==> flow/design.v <==
module aluCPU(
    input [15:0] data1,  
    input [15:0] data2,  
    input [1:0] sel,  
    output reg [15:0] result
); 
    parameter [1:0] 
        SUM = 2'b00,
        SUB = 2'b01,
        MUL = 2'b10;
    reg [31:0] mul_full;  
    always @(*) begin
        case(sel)
            SUM: begin
                result = data1 + data2;
            end
            SUB: begin
                result = data1 - data2;
            end
            MUL: begin
                mul_full = $signed(data1) * $signed(data2);  
                result = mul_full[15:0];  
            end
            default: result = 16'd0;  
        endcase 
    end 
endmodule 
module memoryCPU (
    input clock,
    input reset,  
    input regWrite,               
    input [3:0] write_reg_addr,   
    input [15:0] write_data,      
    input [3:0] read_reg_addr_1, 
    input [3:0] read_reg_addr_2, 
    output [15:0] read_data_1,    
    output [15:0] read_data_2     
);
    reg [15:0] register [0:15];  
    integer i;
    always @ (posedge clock or negedge reset) begin
        if (~reset) begin
            for (i = 0; i < 16; i = i + 1) begin
                register[i] <= 16'd0;
            end
        end
        else if (regWrite) begin   
            register[write_reg_addr] <= write_data;
        end
    end
    assign read_data_1 = register[read_reg_addr_1]; 
    assign read_data_2 = register[read_reg_addr_2];
endmodule
module lcd_controller (
    input clk,
    input reset_n,           
    input rst_n,             
    input start,            
    input [2:0] opcode,     
    input [3:0] reg_idx,    
    input signed [15:0] value, 
    output reg [7:0] lcd_data,
    output reg lcd_rs,      
    output wire lcd_rw,      
    output reg lcd_en,      
    output wire lcd_on,     
    output wire lcd_blon    
);
    assign lcd_rw = 1'b0; 
    assign lcd_on   = (state != STATE_IDLE);
    assign lcd_blon = (state != STATE_IDLE);
    localparam STATE_IDLE = 0, STATE_INIT = 1, STATE_READY = 2, 
               STATE_WRITE_LINE1 = 3, STATE_LINE2_ADDR = 4, STATE_WRITE_LINE2 = 5;
    reg [3:0] state; 
    reg [5:0] char_index; 
    reg [19:0] counter;
    reg wait_flag;
    reg [2:0] op_store;
    reg [3:0] reg_store;
    reg signed [15:0] val_store;
    reg first_boot; 
    reg [15:0] unsigned_val;
    reg is_negative;
    reg [3:0] digit_10000, digit_1000, digit_100, digit_10, digit_1;
    reg prev_reset_n;        
    reg system_active;       
    function [7:0] init_cmds(input [5:0] idx);
        case(idx)
            6'd0: init_cmds = 8'h38;
            6'd1: init_cmds = 8'h38;
            6'd2: init_cmds = 8'h0C;
            6'd3: init_cmds = 8'h01;
            6'd4: init_cmds = 8'h06;
            default: init_cmds = 8'h00;
        endcase
    endfunction
    function [39:0] get_op_string(input [2:0] op);
        case(op)
            3'b000: get_op_string = "LOAD ";
            3'b001: get_op_string = "ADD  ";
            3'b010: get_op_string = "ADDI ";
            3'b011: get_op_string = "SUB  ";
            3'b100: get_op_string = "SUBI ";
            3'b101: get_op_string = "MUL  ";
            3'b110: get_op_string = "CLEAR";
            3'b111: get_op_string = "DPL  ";
            default: get_op_string = "ERR  ";
        endcase
    endfunction
    always @(posedge clk) begin
      if (!rst_n) begin
        system_active <= 0;
        prev_reset_n <= 1;
        state <= STATE_IDLE;
        lcd_en <= 0;
      end else begin
        prev_reset_n <= reset_n;
        if (prev_reset_n == 1'b1 && reset_n == 1'b0) begin
            system_active <= ~system_active; 
        end
        if (system_active == 1'b0) begin
            state <= STATE_IDLE;
            lcd_en <= 0;
            wait_flag <= 0;
            counter <= 0;
            char_index <= 0;
            first_boot <= 1;  
        end 
        else begin
            if (state == STATE_IDLE) begin
                state <= STATE_INIT;
                char_index <= 0;
                wait_flag <= 0;
                first_boot <= 1;
            end
            else if (wait_flag) begin
                if (counter < 20'd2000) begin 
                    counter <= counter + 1;
                    if (counter == 20'd40) lcd_en <= 0; 
                end else begin
                    wait_flag <= 0;
                    counter <= 0;
                end
            end else begin
                case (state)
                    STATE_INIT: begin
                        lcd_rs <= 0;
                        lcd_data <= init_cmds(char_index);
                        lcd_en <= 1; 
                        wait_flag <= 1;
                        if (char_index < 4) 
                            char_index <= char_index + 1;
                        else begin
                            char_index <= 0;
                            op_store <= 3'b000;
                            reg_store <= 4'b0000;
                            val_store <= 16'd0;
                            unsigned_val <= 16'd0;
                            is_negative <= 0;
                            state <= STATE_WRITE_LINE1; 
                        end
                    end
                    STATE_READY: begin
                        if (start) begin
                            op_store <= opcode;
                            reg_store <= reg_idx;
                            val_store <= value;
                            if (value < 0) begin
                                is_negative <= 1;
                                unsigned_val <= -value;
                            end else begin
                                is_negative <= 0;
                                unsigned_val <= value;
                            end
                            lcd_rs <= 0;
                            lcd_data <= 8'h01; 
                            lcd_en <= 1;
                            wait_flag <= 1;
                            state <= STATE_WRITE_LINE1;
                            char_index <= 0;
                        end
                    end
                    STATE_WRITE_LINE1: begin
                        digit_10000 <= (unsigned_val / 10000) % 10;
                        digit_1000  <= (unsigned_val / 1000) % 10;
                        digit_100   <= (unsigned_val / 100) % 10;
                        digit_10    <= (unsigned_val / 10) % 10;
                        digit_1     <= (unsigned_val) % 10;
                        lcd_rs <= 1;
                        lcd_en <= 1;
                        wait_flag <= 1;
                        if (char_index < 5) begin
                            if (first_boot)
                                lcd_data <= " "; 
                            else
                                lcd_data <= get_op_string(op_store) >> (8 * (4 - char_index));
                        end 
                        else begin
                            if (op_store == 3'b110 && !first_boot) begin
                                lcd_data <= " ";
                            end else begin
                                if (char_index == 5) lcd_data <= " ";
                                else if (char_index == 6) lcd_data <= "[";
                                else if (char_index >= 7 && char_index <= 10) 
                                    lcd_data <= reg_store[10 - char_index] ? "1" : "0";
                                else if (char_index == 11) lcd_data <= "]";
                            end
                        end
                        if (char_index < 11)
                            char_index <= char_index + 1;
                        else begin
                            char_index <= 0;
                            if (op_store == 3'b110 && !first_boot) begin
                                state <= STATE_READY;
                            end else begin
                                state <= STATE_LINE2_ADDR;
                            end
                        end
                    end
                    STATE_LINE2_ADDR: begin
                        lcd_rs <= 0;
                        lcd_data <= 8'hC0;
                        lcd_en <= 1;
                        wait_flag <= 1;
                        state <= STATE_WRITE_LINE2;
                    end
                    STATE_WRITE_LINE2: begin
                        lcd_rs <= 1;
                        lcd_en <= 1;
                        wait_flag <= 1;
                        case(char_index)
                            0: lcd_data <= is_negative ? "-" : "+";
                            1: lcd_data <= 8'h30 + digit_10000;
                            2: lcd_data <= 8'h30 + digit_1000;
                            3: lcd_data <= 8'h30 + digit_100;
                            4: lcd_data <= 8'h30 + digit_10;
                            5: lcd_data <= 8'h30 + digit_1;
                        endcase
                        if (char_index < 5)
                            char_index <= char_index + 1;
                        else begin
                            first_boot <= 0;
                            state <= STATE_READY;
                        end
                    end
                endcase
            end
        end
      end
    end
endmodule
module miniCPU (
    input [17:0] switches,  
    input ligar,       
    input enviar,      
    input clk,         
    input rst_n,       
    output [7:0] LCD_DATA,
    output LCD_RS,
    output LCD_RW,
    output LCD_EN,
    output LCD_ON,
    output LCD_BLON
);
    wire [2:0] opcode = switches [17:15];
    wire [3:0] reg_dest = switches [14:11];
    wire [3:0] reg_input1 = switches[10:7];
    wire [3:0] reg_input2 = switches [6:3];
    wire signal = switches[6];
    wire [15:0] imediato_module = {10'd0, switches[5:0]};
    wire [15:0] imediato = (signal) ? (-imediato_module) : imediato_module;
    wire [15:0] mem_read_data1;
    wire [15:0] mem_read_data2;
    wire [15:0] alu_result;
    reg write_enable;
    reg [15:0] mem_write;
    reg [1:0] alu_selector;
    reg [15:0] alu_input_2;
    reg soft_reset; 
    wire memory_reset_signal = ligar & ~soft_reset;  
    parameter [2:0] LOAD = 3'b000, ADD = 3'b001, ADDI = 3'b010, SUB = 3'b011,
                    SUBI = 3'b100, MUL = 3'b101, CLEAR = 3'b110, DISPLAY = 3'b111;                   
    memoryCPU Memo (
        .clock(clk),
        .reset(memory_reset_signal),
        .regWrite(write_enable),
        .write_reg_addr(reg_dest),
        .write_data(mem_write),
        .read_reg_addr_1(reg_input1),
        .read_reg_addr_2(reg_input2),
        .read_data_1(mem_read_data1),
        .read_data_2(mem_read_data2)
    );
    aluCPU ALU (
        .data1(mem_read_data1),
        .data2(alu_input_2),
        .sel(alu_selector),
        .result(alu_result)
    );
    reg lcd_start_signal;
    reg [15:0] lcd_value_reg;
    reg [3:0] lcd_reg_idx;
    wire [3:0] current_lcd_reg_idx = (opcode == DISPLAY) ? reg_input1 : reg_dest;
    reg [15:0] current_lcd_value;
    lcd_controller LCD (
        .clk(clk),
        .reset_n(ligar),
        .rst_n(rst_n),
        .start(lcd_start_signal),
        .opcode(opcode),
        .reg_idx(lcd_reg_idx),   
        .value(lcd_value_reg),  
        .lcd_data(LCD_DATA),
        .lcd_rs(LCD_RS),
        .lcd_rw(LCD_RW),
        .lcd_en(LCD_EN),
        .lcd_on(LCD_ON),
        .lcd_blon(LCD_BLON)
    );
    always @(*) begin
        if (opcode == LOAD)
            current_lcd_value = imediato;
        else if (opcode == DISPLAY)
            current_lcd_value = mem_read_data1;
        else
            current_lcd_value = alu_result;
    end
    reg [2:0] state;
    parameter [2:0] IDLE = 3'd0, EXECUTE = 3'd1, WRITE = 3'd2, WAIT_RELEASE = 3'd3;                 
    always @(posedge clk or negedge ligar) begin 
        if (~ligar) begin
            state <= IDLE;
            write_enable <= 0;
            soft_reset <= 0;
            lcd_start_signal <= 0;
        end
        else begin
            case(state)
                IDLE: begin  
                    write_enable <= 0;
                    soft_reset <= 0;
                    lcd_start_signal <= 0;  
                    if (!enviar) begin
                        state <= EXECUTE;
                    end
                end
                EXECUTE: begin  
                    state <= WRITE;
                end
                WRITE: begin  
                    lcd_start_signal <= 1;  
                    if (opcode == CLEAR) begin
                        soft_reset <= 1;
                        write_enable <= 0;
                    end
                    else if (opcode != DISPLAY) begin
                        write_enable <= 1;
                    end
                    state <= WAIT_RELEASE;
                end
                WAIT_RELEASE: begin  
                    write_enable <= 0;  
                    soft_reset <= 0;  
                    lcd_start_signal <= 0;  
                    if (enviar) begin  
                        state <= IDLE;  
                    end
                end
            endcase
        end
    end
    always @(posedge clk) begin
        if (state == EXECUTE) begin
            case(opcode)
                ADD: begin alu_selector <= 2'b00; alu_input_2 <= mem_read_data2; end
                ADDI: begin alu_selector <= 2'b00; alu_input_2 <= imediato; end
                SUB: begin alu_selector <= 2'b01; alu_input_2 <= mem_read_data2; end
                SUBI: begin alu_selector <= 2'b01; alu_input_2 <= imediato; end
                MUL: begin alu_selector <= 2'b10; alu_input_2 <= imediato; end
                default: begin alu_selector <= 2'b00; alu_input_2 <= 16'd0; end
            endcase
        end
        if (state == WRITE) begin
            lcd_reg_idx <= current_lcd_reg_idx;
            lcd_value_reg <= current_lcd_value;
            if (opcode != CLEAR && opcode != DISPLAY) begin
                if (opcode == LOAD)
                    mem_write <= imediato;
                else
                    mem_write <= alu_result;
            end
        end
    end
endmodule
* Tool chain data of miniCPU
Tool output for the design above, in the order of the flow. Lines are those of the file above, counted from 1. Library cell names are shortened. A cell with - has no value.
Design: top miniCPU, clock clk, standard-cell library sky130hd, library corner tt_025C_1v80

* Word level
Yosys after proc, flatten, opt, wreduce and memory -nomap, before mapping. Print and check cells are not counted. Equal cells are merged and count once. Yosys's memory passes give these memory sizes; they may raise the number of words (mostly to a power of two), join words into wider ones and drop unused or constant bits.
Operators by class: add/sub/neg operators 13, $mul 1, divide/modulo/power cells 9, magnitude comparators 7, eq/ne operators 99, shift operators 2, muxes and demuxes 85, bitwise logic cells 7, reduce/logical cells 62
Operator list (count):
- modulo 32 x 4 -> 32 bit (second input constant) | 4
- parallel mux 16 bit (select 16 bit) | 2
- divider 16 x 14 -> 32 bit (second input constant) | 1
- divider 16 x 10 -> 32 bit (second input constant) | 1
- two-way mux 40 bit | 7
- multiplier 16 x 16 -> 16 bit | 1
- divider 16 x 7 -> 32 bit (second input constant) | 1
- divider 16 x 4 -> 32 bit (second input constant) | 1
- modulo 16 x 4 -> 32 bit (second input constant) | 1
- two-way mux 16 bit | 7
- == test 4 bit (second input constant) | 24
- parallel mux 16 bit (select 2 bit) | 2
- two-way mux 8 bit | 8
- two-way mux 20 bit | 3
- == test 4 x 3 -> 1 bit (second input constant) | 14
- parallel mux 16 bit (select 3 bit) | 1
- parallel mux 8 bit (select 6 bit) | 1
- parallel mux 6 bit (select 4 bit) | 2
- AND reduction 2 bit | 20
- >> shifter 40 x 32 -> 8 bit | 1
- parallel mux 8 bit (select 5 bit) | 1
- adder 6 x 4 -> 7 bit (first input constant) | 5
- == test 4 x 2 -> 1 bit (second input constant) | 8
- indexed select 4 x 32 -> 1 bit | 1
- two-way mux 6 bit | 5
- two-way mux 4 bit | 7
- != test 2 bit (second input constant) | 11
- two-way mux 3 bit | 7
Not listed: further kinds 61, cells in them 138.
Bit counts: flip-flop bits (word level) 404, bits in latches 0, bits in writable memories 0, ROM bits 184, word width x clocked read ports 23, memory cells 1, bits of input ports 22, output and inout port bits 13
Memories:
- (name not given) | words 8, bits a word 23, rd ports 1, write ports 0, line 98 | case(op)

* Longest topological paths
Longest topological path by Yosys (ltp), each cell counted once; first at word level (registers and memories cut), then after technology mapping (sequential cells cut; the memories' decode and read muxes count).
Logic depth: depth after elaboration 11, ABC_AREA 0, depth in mapped cells 45, gate-level depth less buffers 41

* After synthesis
The flow's flattened synthesis, as Yosys stat reports it; memories are mapped. The netlist is that of the ABC_AREA named above (0 if unset); the other value can give another one. Totals and module areas in this step are rounded.
Synthesis totals: mapped cells 3892, cell area after synthesis 35100 µm², area of sequential cells 11100 µm², flip-flops 422, buffer cells 250
Cell types:
- dfrtp_1 | count 262, area in all 6.56E+03 µm²
- edfxtp_1 | count 134, area in all 4.02E+03 µm²
- mux2_2 | count 266, area in all 3E+03 µm²
- fa_1 | count 80, area in all 1.6E+03 µm²
- a22oi_1 | count 201, area in all 1.51E+03 µm²
- ha_1 | count 107, area in all 1.34E+03 µm²
- nand2_1 | count 306, area in all 1.15E+03 µm²
- a21oi_1 | count 218, area in all 1.09E+03 µm²
- xnor2_1 | count 124, area in all 1.09E+03 µm²
- nor2_1 | count 276, area in all 1.04E+03 µm²
- o21ai_0 | count 180, area in all 900.864 µm²
- clkbuf_1 | count 203, area in all 761.981 µm²
- and2_1 | count 103, area in all 644.368 µm²
- inv_1 | count 164, area in all 615.59 µm²
- nand3_1 | count 103, area in all 515.494 µm²
- dfxtp_1 | count 25, area in all 500.48 µm²
- xor2_1 | count 51, area in all 446.678 µm²
- nor3_1 | count 85, area in all 425.408 µm²
Other cell types: 103; their cells: 1004. The figures by module come from a second, unflattened synthesis with its own total; it is not the netlist above.
Second synthesis, totals: cells (unflattened synthesis) 4035, area total of the unflattened synthesis 36300 µm²
Each row is one instance without its submodules.
By module:
- lcd_controller | instances 1, cells 1954, area 14200 µm², sequential area 2880 µm²
- memoryCPU | instances 1, cells 1204, area 14000 µm², sequential area 6410 µm²
- aluCPU | instances 1, cells 670, area 5340 µm², sequential area 0.0 µm²
- miniCPU | instances 1, cells 207, area 2780 µm², sequential area 1800 µm²

* Timing after synthesis
Path of least setup slack by OpenSTA after synthesis, without wires, with an ideal clock, recovery checks aside; 20% of the period is set as input and as output delay. Where synthesis merged equal registers, the netlist keeps one of their names.
Timing after synthesis: path type in2reg, from input port switches[8], to register lcd_value_reg[15], clock period 20000 ps, external input delay 4000 ps, setup time 267 ps, data arrival time 10575 ps, required time 19733 ps, setup slack 9159 ps, path delay 6842 ps, driving pins on the path 32, buffers on the path 3, synthesis period reached 10841 ps
"path delay" = arrival - input delay + setup time. "driving pins on the path": output pins that drive a net of the path, with the launching flip-flop's if there is one; two outputs of one cell count as two. "synthesis period reached" is the clock period less the worst setup slack; recovery checks do not enter. This is arithmetic on one report: input and output delays are still those of the set period (20% each). Between the ends stands the longest chain of elaborated cells between them, by number of cells; it is not shown to be the way that was timed. Of several equally long chains one is given. A line is the first line of the expression or statement that the cell stems from. Yosys adds cells for indexed reads and writes and turns some case tables into memories.
Between the ends, after synthesis: path through clkbuf_1 nand2b_1 nor3_1 clkbuf_1 a22oi_1 nand4_1 o22a_1 clkbuf_1 nand2_1 fa_1 inv_1 fa_1 ha_1 inv_1 fa_1 fa_1 fa_1 inv_1 ha_1 inv_1 o21bai_1 a21oi_1 o21bai_1 a21oi_1 o21bai_1 a21o_1 a21oi_1 xnor2_1 a22oi_1 nand2_1 o21ai_0 o21ai_0, length of the longest elaborated chain 6
RTL lines, path after synthesis:
- start, declared | line 253 | input [17:0] switches,
- == test 4 bit | line 51 | assign read_data_1 = register[read_reg_addr_1];
- parallel mux 16 bit (select 16 bit) | line 51
- multiplier 16 x 16 -> 16 bit | line 21 | mul_full = $signed(data1) * $signed(data2);
- parallel mux 16 bit (select 3 bit) | line 13 | case(sel)
- two-way mux 16 bit | line 323 | else if (opcode == DISPLAY)
- two-way mux 16 bit | line 321 | if (opcode == LOAD)
- end, assigned | line 385 | lcd_value_reg <= current_lcd_value;
- end, declared | line 301 | reg [15:0] lcd_value_reg;

* Timing after layout
Path of least setup slack in the final report of run A (OpenROAD, finished layout, wires in). Where an end is a register, its clock arrival counts in the times. The path's times are printed in steps of 10 ps; the period is the one set.
Timing post-layout: path type reg2reg, from register LCD.unsigned_val[13], to register LCD.digit_10[3], clock period 20000 ps, setup time 200 ps, data arrival time 12200 ps, required time 20370 ps, setup slack 8180 ps, driving pins on the path 32, buffers on the path 1
Between the ends stands the longest chain of elaborated cells between them, by number of cells; it is not shown to be the way that was timed. Of several equally long chains one is given. A register here has more assigning lines than the two given.
Between the ends, post-layout: path through edfxtp_1 buf_4 nor2_4 inv_2 ha_1 nor2b_1 a22oi_1 o221ai_1 a31o_2 o2111a_1 o21ai_4 nor4_4 xnor2_1 or3_1 a22oi_4 a211oi_2 or3_1 nor4_2 o31a_2 o31ai_1 nand2_1 nand3_1 nor2_1 xnor2_1 a21oi_1 nand3b_1 a2111oi_2 nand3_1 maj3_1 a221o_1 nor2b_1 xnor2_1, length of the longest elaborated chain 2
RTL lines, path post-layout:
- start, declared | line 82 | reg [15:0] unsigned_val;
- start, assigned | line 170 | unsigned_val <= -value;
- start, assigned | line 173 | unsigned_val <= value;
- divider 16 x 4 -> 32 bit | line 187 | digit_10    <= (unsigned_val / 10) % 10;
- modulo 32 x 4 -> 32 bit | line 187
- end, assigned | line 187
- end, declared | line 84 | reg [3:0] digit_10000, digit_1000, digit_100, digit_10, digit_1;

## Implementation results

miniCPU through Yosys and OpenROAD on sky130hd: 3 stored runs, unordered, with their settings and measured results. The constraints put input and output delay at 20% of the set period each and load the outputs with 0.01 pF.
"achieved clock period": clock period set for the run, less the worst setup slack. It is reckoned from that one timing run; input and output delays stay at 20% of the period that was set.
By "worst setup path time" is meant the share of the clock period that the worst setup path is allowed (20% is reserved at inputs, 20% at outputs), minus its slack. Clock arrival times at its registers enter into it.
"power": no workload was simulated; the value follows from the tool's default switching activity.
"worst setup path time" is given in steps of 10 ps.
Results are given in rounded form.
[run A] settings: CORE_UTILIZATION=40, period_ns=20.0, CAP_MARGIN=20, CORE_MARGIN=2, SLEW_MARGIN=20
[run A] result: chip area after synthesis (Yosys) 35100 µm², die area 90000 µm², standard-cell area of the final layout 38100 µm², worst setup slack after layout 8180 ps, total negative slack 0 ps, power 0.0039 W, achieved clock period 11823 ps, worst setup path time 11820 ps, worst setup path kind reg2reg
[run B] settings: ABC_AREA=0, CORE_UTILIZATION=70, CTS_CLUSTER_SIZE=28, MIN_ROUTING_LAYER=met1, PLACE_DENSITY_LB_ADDON=0.22, SETUP_SLACK_MARGIN=5.0, period_ns=20.3, CAP_MARGIN=20, CORE_MARGIN=2, SLEW_MARGIN=20
[run B] result: chip area after synthesis (Yosys) 35100 µm², die area 51900 µm², standard-cell area of the final layout 37600 µm², worst setup slack after layout 8300 ps, total negative slack 0 ps, power 0.00402 W, achieved clock period 12004 ps, worst setup path time 12000 ps, worst setup path kind reg2reg
[run C] settings: ABC_AREA=1, CAP_MARGIN=0, CELL_PAD_IN_SITES_DETAIL_PLACEMENT=2, CELL_PAD_IN_SITES_GLOBAL_PLACEMENT=1, CORE_UTILIZATION=71, CTS_CLUSTER_DIAMETER=185, GPL_ROUTABILITY_DRIVEN=0, PLACE_DENSITY=0.47, SETUP_SLACK_MARGIN=0.58, SLEW_MARGIN=25, TNS_END_PERCENT=20, period_ns=20.0, CORE_MARGIN=2
[run C] result: did not finish, placement stopped with GPL-0301
